==> flow/design.v <==
module uart_rx #(
    parameter CLOCKS_PER_PULSE = 4 ,  
              BITS_PER_WORD = 8,  
              W_OUT = 24  
) (
    input clk,rst_n,rx,
    output reg m_valid,
    output reg [W_OUT-1:0] m_data 
);
    localparam  IDLE    = 2'b00, 
                START   = 2'b01, 
                DATA    = 2'b10, 
                STOP    = 2'b11;
  	reg [1:0] state; 
    localparam NUM_WORDS = W_OUT / BITS_PER_WORD;
    reg[$clog2(CLOCKS_PER_PULSE)-1:0] c_clocks;
    reg[$clog2(BITS_PER_WORD)-1:0] c_bits;
    reg[$clog2(NUM_WORDS)-1:0] c_words;
    always @(posedge clk or negedge rst_n) begin
        if (!rst_n) begin
            {c_words,c_bits,c_clocks,m_valid,m_data} <= 1'b0;
            state <= IDLE;
        end else begin
            m_valid <= 0;
            case(state)
                IDLE: if(rx == 0)
                    state <= START;
                START: if(c_clocks == CLOCKS_PER_PULSE/2 - 1) begin
                        c_clocks <= 0;
                        state <= DATA;
                    end else begin
                        c_clocks <= c_clocks + 1;
                    end
              DATA:   if(c_clocks == CLOCKS_PER_PULSE-1)begin
                            c_clocks <= 0;
                            m_data <= {rx, m_data[W_OUT-1:1]};  
                            if(c_bits == BITS_PER_WORD-1) begin
                                c_bits <= 0;
                                state <= STOP;  
                                if(c_words == NUM_WORDS - 1) begin
                                    m_valid <= 1;  
                                    c_words <= 0;  
                                end else c_words <= c_words + 1;  
                            end else c_bits <= c_bits + 1;  
                        end else c_clocks <= c_clocks + 1;  
                STOP: if(c_clocks == CLOCKS_PER_PULSE - 1) begin
                        c_clocks <= 0;
                        state <= IDLE;  
                    end else c_clocks <= c_clocks + 1;
            endcase
        end
    end        
endmodule
module pwm_9ch #(
    parameter RESOLUTION = 16
)(
    input  wire                 clk,
    input  wire                 rst_n,
    input  wire [RESOLUTION-1:0] duty0,
    input  wire [RESOLUTION-1:0] duty1,
    input  wire [RESOLUTION-1:0] duty2,
    input  wire [RESOLUTION-1:0] duty3,
    input  wire [RESOLUTION-1:0] duty4,
    input  wire [RESOLUTION-1:0] duty5,
    input  wire [RESOLUTION-1:0] duty6,
    input  wire [RESOLUTION-1:0] duty7,
    input  wire [RESOLUTION-1:0] duty8,
    output reg  [8:0]           pwm_out
);
    reg [RESOLUTION-1:0] counter;
    always @(posedge clk or negedge rst_n) begin
        if (!rst_n)
            counter <= {RESOLUTION{1'b0}};
        else
            counter <= counter + 1;
    end
    always @(posedge clk or negedge rst_n) begin
        if (!rst_n) begin
            pwm_out <= 9'b0;
        end else begin
            pwm_out[0] <= (counter < duty0);
            pwm_out[1] <= (counter < duty1);
            pwm_out[2] <= (counter < duty2);
            pwm_out[3] <= (counter < duty3);
            pwm_out[4] <= (counter < duty4);
            pwm_out[5] <= (counter < duty5);
            pwm_out[6] <= (counter < duty6);
            pwm_out[7] <= (counter < duty7);
            pwm_out[8] <= (counter < duty8);
        end
    end
endmodule
module sev_seg_decorder(
    input [3:0] digit,
    output reg [6:0] seg
);
    always @(*)begin
        case(digit)
           4'd0: seg  = 7'b1000000;  
            4'd1: seg  = 7'b1111001;  
            4'd2: seg  = 7'b0100100;  
            4'd3: seg  = 7'b0110000;  
            4'd4: seg  = 7'b0011001;  
            4'd5: seg  = 7'b0010010;  
            4'd6: seg  = 7'b0000010;  
            4'd7: seg  = 7'b1111000;  
            4'd8: seg  = 7'b0000000;  
            4'd9: seg  = 7'b0010000;  
            4'd10: seg = 7'b0001000;  
            4'd11: seg = 7'b0000011;  
            4'd12: seg = 7'b1000110;  
            4'd13: seg = 7'b0100001;  
            4'd14: seg = 7'b0000110;  
            4'd15: seg = 7'b0001110;  
            default: seg = 7'b0111111;  
        endcase 
        end
endmodule
module uart_pwm_data_store #(
    parameter WIDTH = 16,
    parameter CHANNELS = 9
)(
    input  wire              clk,
    input  wire              rst_n,
    input  wire              rx_valid,
    input  wire [WIDTH-1:0]  rx_data,
    output reg  [3:0]        pkt_count,
    output reg [WIDTH-1:0] duty0,
    output reg [WIDTH-1:0] duty1,
    output reg [WIDTH-1:0] duty2,
    output reg [WIDTH-1:0] duty3,
    output reg [WIDTH-1:0] duty4,
    output reg [WIDTH-1:0] duty5,
    output reg [WIDTH-1:0] duty6,
    output reg [WIDTH-1:0] duty7,
    output reg [WIDTH-1:0] duty8
);
    reg [WIDTH-1:0] duty_reg [0:CHANNELS-1];
    integer k;
    always @(posedge clk or negedge rst_n) begin
        if (!rst_n) begin
            pkt_count <= 4'd0;
            for (k = 0; k < CHANNELS; k = k + 1)
                duty_reg[k] <= {WIDTH{1'b0}};
            duty0 <= 0; duty1 <= 0; duty2 <= 0;
            duty3 <= 0; duty4 <= 0; duty5 <= 0;
            duty6 <= 0; duty7 <= 0; duty8 <= 0;
        end else if (rx_valid) begin
            duty_reg[pkt_count] <= rx_data;
            duty0 <= duty_reg[0];
            duty1 <= duty_reg[1];
            duty2 <= duty_reg[2];
            duty3 <= duty_reg[3];
            duty4 <= duty_reg[4];
            duty5 <= duty_reg[5];
            duty6 <= duty_reg[6];
            duty7 <= duty_reg[7];
            duty8 <= duty_reg[8];
            if (pkt_count == CHANNELS-1)
                pkt_count <= 4'd0;
            else
                pkt_count <= pkt_count + 1;
        end
    end
endmodule
module uart_pwm_top (
    input  wire        clk,         
    input  wire        rst_n,       
    input  wire        uart_rx,     
    output wire [8:0]  pwm_out,     
    output wire [6:0] seg0,
    output wire [6:0] seg1,
    output wire [6:0] seg2,
    output wire [6:0] seg3,
    output wire [3:0] pkt_count
);
    wire        rx_valid;
    wire [15:0] rx_data;
    uart_rx #(.CLOCKS_PER_PULSE(434),  
              .BITS_PER_WORD(8), 
              .W_OUT(16) 
    ) uart_rx_inst (
        .clk(clk),
        .rst_n(rst_n),
        .rx(uart_rx),
        .m_data(rx_data),
        .m_valid(rx_valid)
    );
    wire [15:0] duty0, duty1, duty2, duty3, duty4, duty5, duty6, duty7, duty8;
    uart_pwm_data_store #(
        .WIDTH(16),
        .CHANNELS(9)
    ) data_store_inst (
        .clk(clk),
        .rst_n(rst_n),
        .rx_valid(rx_valid),
        .rx_data(rx_data),
        .pkt_count(pkt_count),
        .duty0(duty0), .duty1(duty1), .duty2(duty2),
        .duty3(duty3), .duty4(duty4), .duty5(duty5),
        .duty6(duty6), .duty7(duty7), .duty8(duty8)
    );
    pwm_9ch #(
        .RESOLUTION(16)
    ) pwm_inst (
        .clk(clk),
        .rst_n(rst_n),
        .duty0(duty0),
        .duty1(duty1),
        .duty2(duty2),
        .duty3(duty3),
        .duty4(duty4),
        .duty5(duty5),
        .duty6(duty6),
        .duty7(duty7),
        .duty8(duty8),
        .pwm_out(pwm_out)
    );
    wire [3:0] digit0 = rx_data[3:0];     
    wire [3:0] digit1 = rx_data[7:4];
    wire [3:0] digit2 = rx_data[11:8];
    wire [3:0] digit3 = rx_data[15:12];   
    sev_seg_decorder seg_inst0 (.digit(digit0), .seg(seg0));
    sev_seg_decorder seg_inst1 (.digit(digit1), .seg(seg1));
    sev_seg_decorder seg_inst2 (.digit(digit2), .seg(seg2));
    sev_seg_decorder seg_inst3 (.digit(digit3), .seg(seg3));
endmodule
# Step by step through the tools: uart_pwm_top
# Tool output for the design above, in the order of the flow.
# Line numbers count from 1 in the design file above.
# Not given: -
dict set report setup {
  top {uart_pwm_top}
  clock_port {clk}
  library {sky130hd}
  pvt_corner {tt_025C_1v80}
}

# Word-level counts
# Yosys after proc, flatten, opt, wreduce and memory -nomap, before mapping. Print and check cells are not counted. Equal cells are merged and count once.
# Yosys's memory passes give these memory sizes; they may raise the number of words (mostly to a power of two), join words into wider ones and drop unused or constant bits.
dict set report op_classes {
  addsub 5
  n_cmp 9
  eq_ne 19
  n_mux 16
  reduce_logical 17
}
# cell n
set ops {}
lappend ops {{16-bit less-than comparator} 9}
lappend ops {{2-bit AND reduction} 10}
lappend ops {{9-bit parallel mux with 2-bit select} 1}
lappend ops {{9-bit two-way mux} 2}
lappend ops {{16-bit by 1-bit adder with 16-bit output (second input constant)} 1}
lappend ops {{4-bit by 3-bit equality test with 1-bit output (second input constant)} 4}
lappend ops {{2-bit two-way mux} 5}
lappend ops {{9-bit by 1-bit adder with 9-bit output (second input constant)} 1}
lappend ops {{9-bit by 8-bit equality test with 1-bit output (second input constant)} 1}
lappend ops {{9-bit equality test (second input constant)} 1}
lappend ops {{2-bit by 1-bit != test with 1-bit output (second input constant)} 4}
lappend ops {{4-bit by 2-bit equality test with 1-bit output (second input constant)} 2}
lappend ops {{2-bit parallel mux with 4-bit select} 1}
lappend ops {{6-bit AND reduction} 1}
lappend ops {{1-bit two-way mux} 5}
lappend ops {{2-bit equality test (second input constant)} 2}
lappend ops {{4-bit by 1-bit adder with 4-bit output (second input constant)} 1}
lappend ops {{4-bit by 1-bit equality test with 1-bit output (second input constant)} 1}
lappend ops {{4-bit equality test (second input constant)} 1}
lappend ops {{4-bit zero test} 1}
lappend ops {{4-bit nonzero test} 1}
lappend ops {{4-bit two-way mux} 1}
lappend ops {{3-bit by 1-bit adder with 3-bit output (second input constant)} 1}
lappend ops {{3-bit equality test (second input constant)} 1}
lappend ops {{3-bit AND reduction} 1}
lappend ops {{3-bit nonzero test} 1}
lappend ops {{3-bit two-way mux} 1}
lappend ops {{2-bit by 1-bit equality test with 1-bit output (second input constant)} 1}
# Other operator kinds: 4; their cells: 4.
dict set report bits {
  ff_bits 349
  rom_bits 448
  memories 4
  inputBits 3
  out_inout_bits 41
  elab_cells 97
}
# memory words word_bits read_ports wr line_no
set mem_list {}
lappend mem_list {{(name not given)} 16 7 1 0 98} ;# case(digit)
lappend mem_list {{(name not given)} 16 7 1 0 98}
lappend mem_list {{(name not given)} 16 7 1 0 98}
lappend mem_list {{(name not given)} 16 7 1 0 98}

# Logic depth
# Yosys ltp: most cells in a row. Word level: on the elaborated netlist, between registers, memories and ports. Mapped: between sequential cells and ports; inverters and the memories' decode and read muxes count.
dict set report logic_depth {
  ltp_word 4
  abc_area 0
  mapped_depth 7
  depth_no_buf 6
}

# After synthesis
# Yosys stat after the flow's synthesis: flattened, memories mapped to cells. It holds for the ABC_AREA given above (unset counts as 0); a run with the other value may have another netlist.
# Totals and module areas in this step are rounded.
# cell_type n type_area_um2
set types {}
lappend types {sky130_fd_sc_hd__dfrtp_1 350 8758.4}
lappend types {sky130_fd_sc_hd__ha_1 169 2.11E+03}
lappend types {sky130_fd_sc_hd__mux2_2 108 1.22E+03}
lappend types {sky130_fd_sc_hd__o21ai_0 187 935.898}
lappend types {sky130_fd_sc_hd__nand2_1 191 716.938}
lappend types {sky130_fd_sc_hd__inv_1 176 660.634}
lappend types {sky130_fd_sc_hd__mux2_1 41 461.693}
lappend types {sky130_fd_sc_hd__a21o_1 27 202.694}
lappend types {sky130_fd_sc_hd__a21oi_1 40 200.192}
lappend types {sky130_fd_sc_hd__clkbuf_1 53 198.941}
lappend types {sky130_fd_sc_hd__nand4_1 27 168.912}
lappend types {sky130_fd_sc_hd__nor2_1 41 153.898}
lappend types {sky130_fd_sc_hd__xnor2_1 13 113.859}
lappend types {sky130_fd_sc_hd__buf_6 10 112.608}
lappend types {sky130_fd_sc_hd__a221o_1 9 90.086}
lappend types {sky130_fd_sc_hd__mux2i_1 9 90.086}
lappend types {sky130_fd_sc_hd__mux4_2 4 90.086}
lappend types {sky130_fd_sc_hd__nand2b_1 13 81.328}
# Not listed: further types 35, cells in them 147.
dict set report synth_totals {
  stdcells 1615
  mapped_area_um2 17460
  seq_area_um2 8785
  ff_cells 351
  buf_cells 74
}
# By module: a second synthesis without flattening, with its own total; a netlist apart from the flattened one above.
dict set report unflattened {
  hier_cells 1424
  area_unflattened_um2 18090
}
# Rows give one instance, submodules left out.
# mod instances n_cells mod_area_um2 seq_area_um2
set by_module {}
lappend by_module {uart_pwm_data_store 1 639 11110 7307}
lappend by_module {{pwm_9ch #(RESOLUTION=16)} 1 526 4274 625.6}
lappend by_module {uart_rx 1 127 1608 852.1}
lappend by_module {sev_seg_decorder 4 33 274.0 0.0}
lappend by_module {uart_pwm_top 1 0 0.0 0.0}

# Worst setup path after synthesis
# Path of least setup slack by OpenSTA after synthesis, without wires, with an ideal clock, recovery checks aside; 20% of the period is set as input and as output delay. Where synthesis merged equal registers, the netlist keeps one of their names.
dict set report synth_timing {
  kind {flip-flop to output port}
  startpoint {register uart_rx_inst.m_data[4]}
  endpoint {output seg1[3]}
  clock_period_ns 20.0
  launch_ns 0.000
  arrival_time_ns 1.295
  path_slack_ns 14.705
  delay_ns 1.295
  path_stages 5
  synth_period_reached_ns 5.295
}
# "delay_ns" is the arrival time less input delay plus setup time.
# A path that ends at an output port has no setup time.
# "path_stages": output pins that drive a net of the path, with the launching flip-flop's if there is one; two outputs of one cell count as two.
# "synth_period_reached_ns" = period - worst setup slack (recovery checks aside). The figure is calculated, with input and output delays left at 20% of the set period.
# Between the ends stands the longest chain of elaborated cells between them, by number of cells; it is not shown to be the way that was timed. Of several equally long chains one is given.
# Each line given opens the expression or statement behind the cell; cells for indexed reads and writes are added by Yosys, which also makes memories of some case tables.
# A memory read counts as a cell of the chain, while the word-level depth stops at memories.
dict set report synth_between {
  cell_sequence {sky130_fd_sc_hd__dfrtp_1 > sky130_fd_sc_hd__inv_1 > sky130_fd_sc_hd__ha_1 > sky130_fd_sc_hd__inv_1 > sky130_fd_sc_hd__mux4_2}
  elab_chain_len 1
}
# item line_no
set synth_lines {}
lappend synth_lines {{start, declared} 8} ;# output reg [W_OUT-1:0] m_data
lappend synth_lines {{start, assigned} 36} ;# m_data <= {rx, m_data[W_OUT-1:1]};
lappend synth_lines {{memory 16 x 7 bit} 98} ;# case(digit)
lappend synth_lines {{end, declared} 172} ;# output wire [6:0] seg1,

# Worst path after layout
# From the final timing report of record 1: the path of least setup slack in the routed layout; clock arrival at registers is part of the times.
dict set report layout_timing {
  kind {flip-flop to output port}
  startpoint {register uart_rx_inst.m_data[10]}
  endpoint {output seg2[0]}
  clock_period_ns 20.0
  launch_ns 0.53
  arrival_time_ns 3.06
  path_slack_ns 12.94
  path_stages 4
}
# Between the ends stands the longest chain of elaborated cells between them, by number of cells; it is not shown to be the way that was timed. Of several equally long chains one is given.
# A memory read counts as a cell of the chain, while the word-level depth stops at memories.
dict set report layout_between {
  cell_sequence {sky130_fd_sc_hd__dfrtp_1 > sky130_fd_sc_hd__clkinv_1 > sky130_fd_sc_hd__o31ai_1 > sky130_fd_sc_hd__clkdlybuf4s50_1}
  elab_chain_len 1
}
# item line_no
set layout_lines {}
lappend layout_lines {{start, declared} 8} ;# output reg [W_OUT-1:0] m_data
lappend layout_lines {{start, assigned} 36} ;# m_data <= {rx, m_data[W_OUT-1:1]};
lappend layout_lines {{memory 16 x 7 bit} 98} ;# case(digit)
lappend layout_lines {{end, declared} 173} ;# output wire [6:0] seg2,

# Top module uart_pwm_top; platform sky130hd; tools Yosys and OpenROAD; 3 stored runs in no particular order. Input and output delays are each 20% of the period that was set; the output load is 0.01 pF.
# By "achieved_clock_period_ns" is meant the clock period of the run minus its worst setup slack. This is arithmetic on one report: input and output delays are still those of the set period (20% each).
# "timing.worst_path_ns" means the part of the period allowed to the worst setup path (the constraints hold back 20% at inputs and 20% at outputs) less its slack; where the path has registers, the arrival times of their clocks count too.
# "total_power_mw": no workload was simulated; the value follows from the tool's default switching activity.
# Results are given in rounded form.
run="record 1" settings CAP_MARGIN=15 CELL_PAD_IN_SITES_GLOBAL_PLACEMENT=1 CORE_ASPECT_RATIO=0.66 CORE_MARGIN=3 CTS_CLUSTER_DIAMETER=173 CTS_CLUSTER_SIZE=29 GPL_ROUTABILITY_DRIVEN=1 HOLD_SLACK_MARGIN=0.14 MAX_ROUTING_LAYER="met4" PLACE_DENSITY_LB_ADDON=0.12 SETUP_SLACK_MARGIN=-0.53 TNS_END_PERCENT=10 period_ns=20.0 CORE_UTILIZATION=40 SLEW_MARGIN=20
run="record 1" results tns_setup_ns=0.000 total_die_area_um2=46250 worst_hold_slack_ns=0.472 post_route_util_pct=44.2 fin_ws_ns=12.94 yosys_chip_area_um2=17460 finalCellArea_um2=18840 achieved_clock_period_ns=7.060 total_power_mw=1.119 timing.worst_path_ns=3.06 path_kind="flip-flop to output port"
run="record 2" settings CELL_PAD_IN_SITES_DETAIL_PLACEMENT=2 CORE_MARGIN=10 CORE_UTILIZATION=46 CTS_CLUSTER_DIAMETER=373 GPL_TIMING_DRIVEN=0 PLACE_DENSITY_LB_ADDON=0.02 SLEW_MARGIN=0 TNS_END_PERCENT=25 period_ns=6.43 CAP_MARGIN=20
run="record 2" results tns_setup_ns=0.000 total_die_area_um2=46150 worst_hold_slack_ns=0.468 post_route_util_pct=53.5 fin_ws_ns=2.108 yosys_chip_area_um2=17460 finalCellArea_um2=20100 achieved_clock_period_ns=4.322 total_power_mw=4.731 timing.worst_path_ns=3.04 path_kind="flip-flop to output port"
run="record 3" settings CORE_UTILIZATION=40 period_ns=20.0 CAP_MARGIN=20 CORE_MARGIN=2 SLEW_MARGIN=20
run="record 3" results tns_setup_ns=0.000 total_die_area_um2=45330 worst_hold_slack_ns=0.470 post_route_util_pct=45.4 fin_ws_ns=13.21 yosys_chip_area_um2=17460 finalCellArea_um2=19570 achieved_clock_period_ns=6.785 total_power_mw=1.404 timing.worst_path_ns=2.79 path_kind="flip-flop to output port"
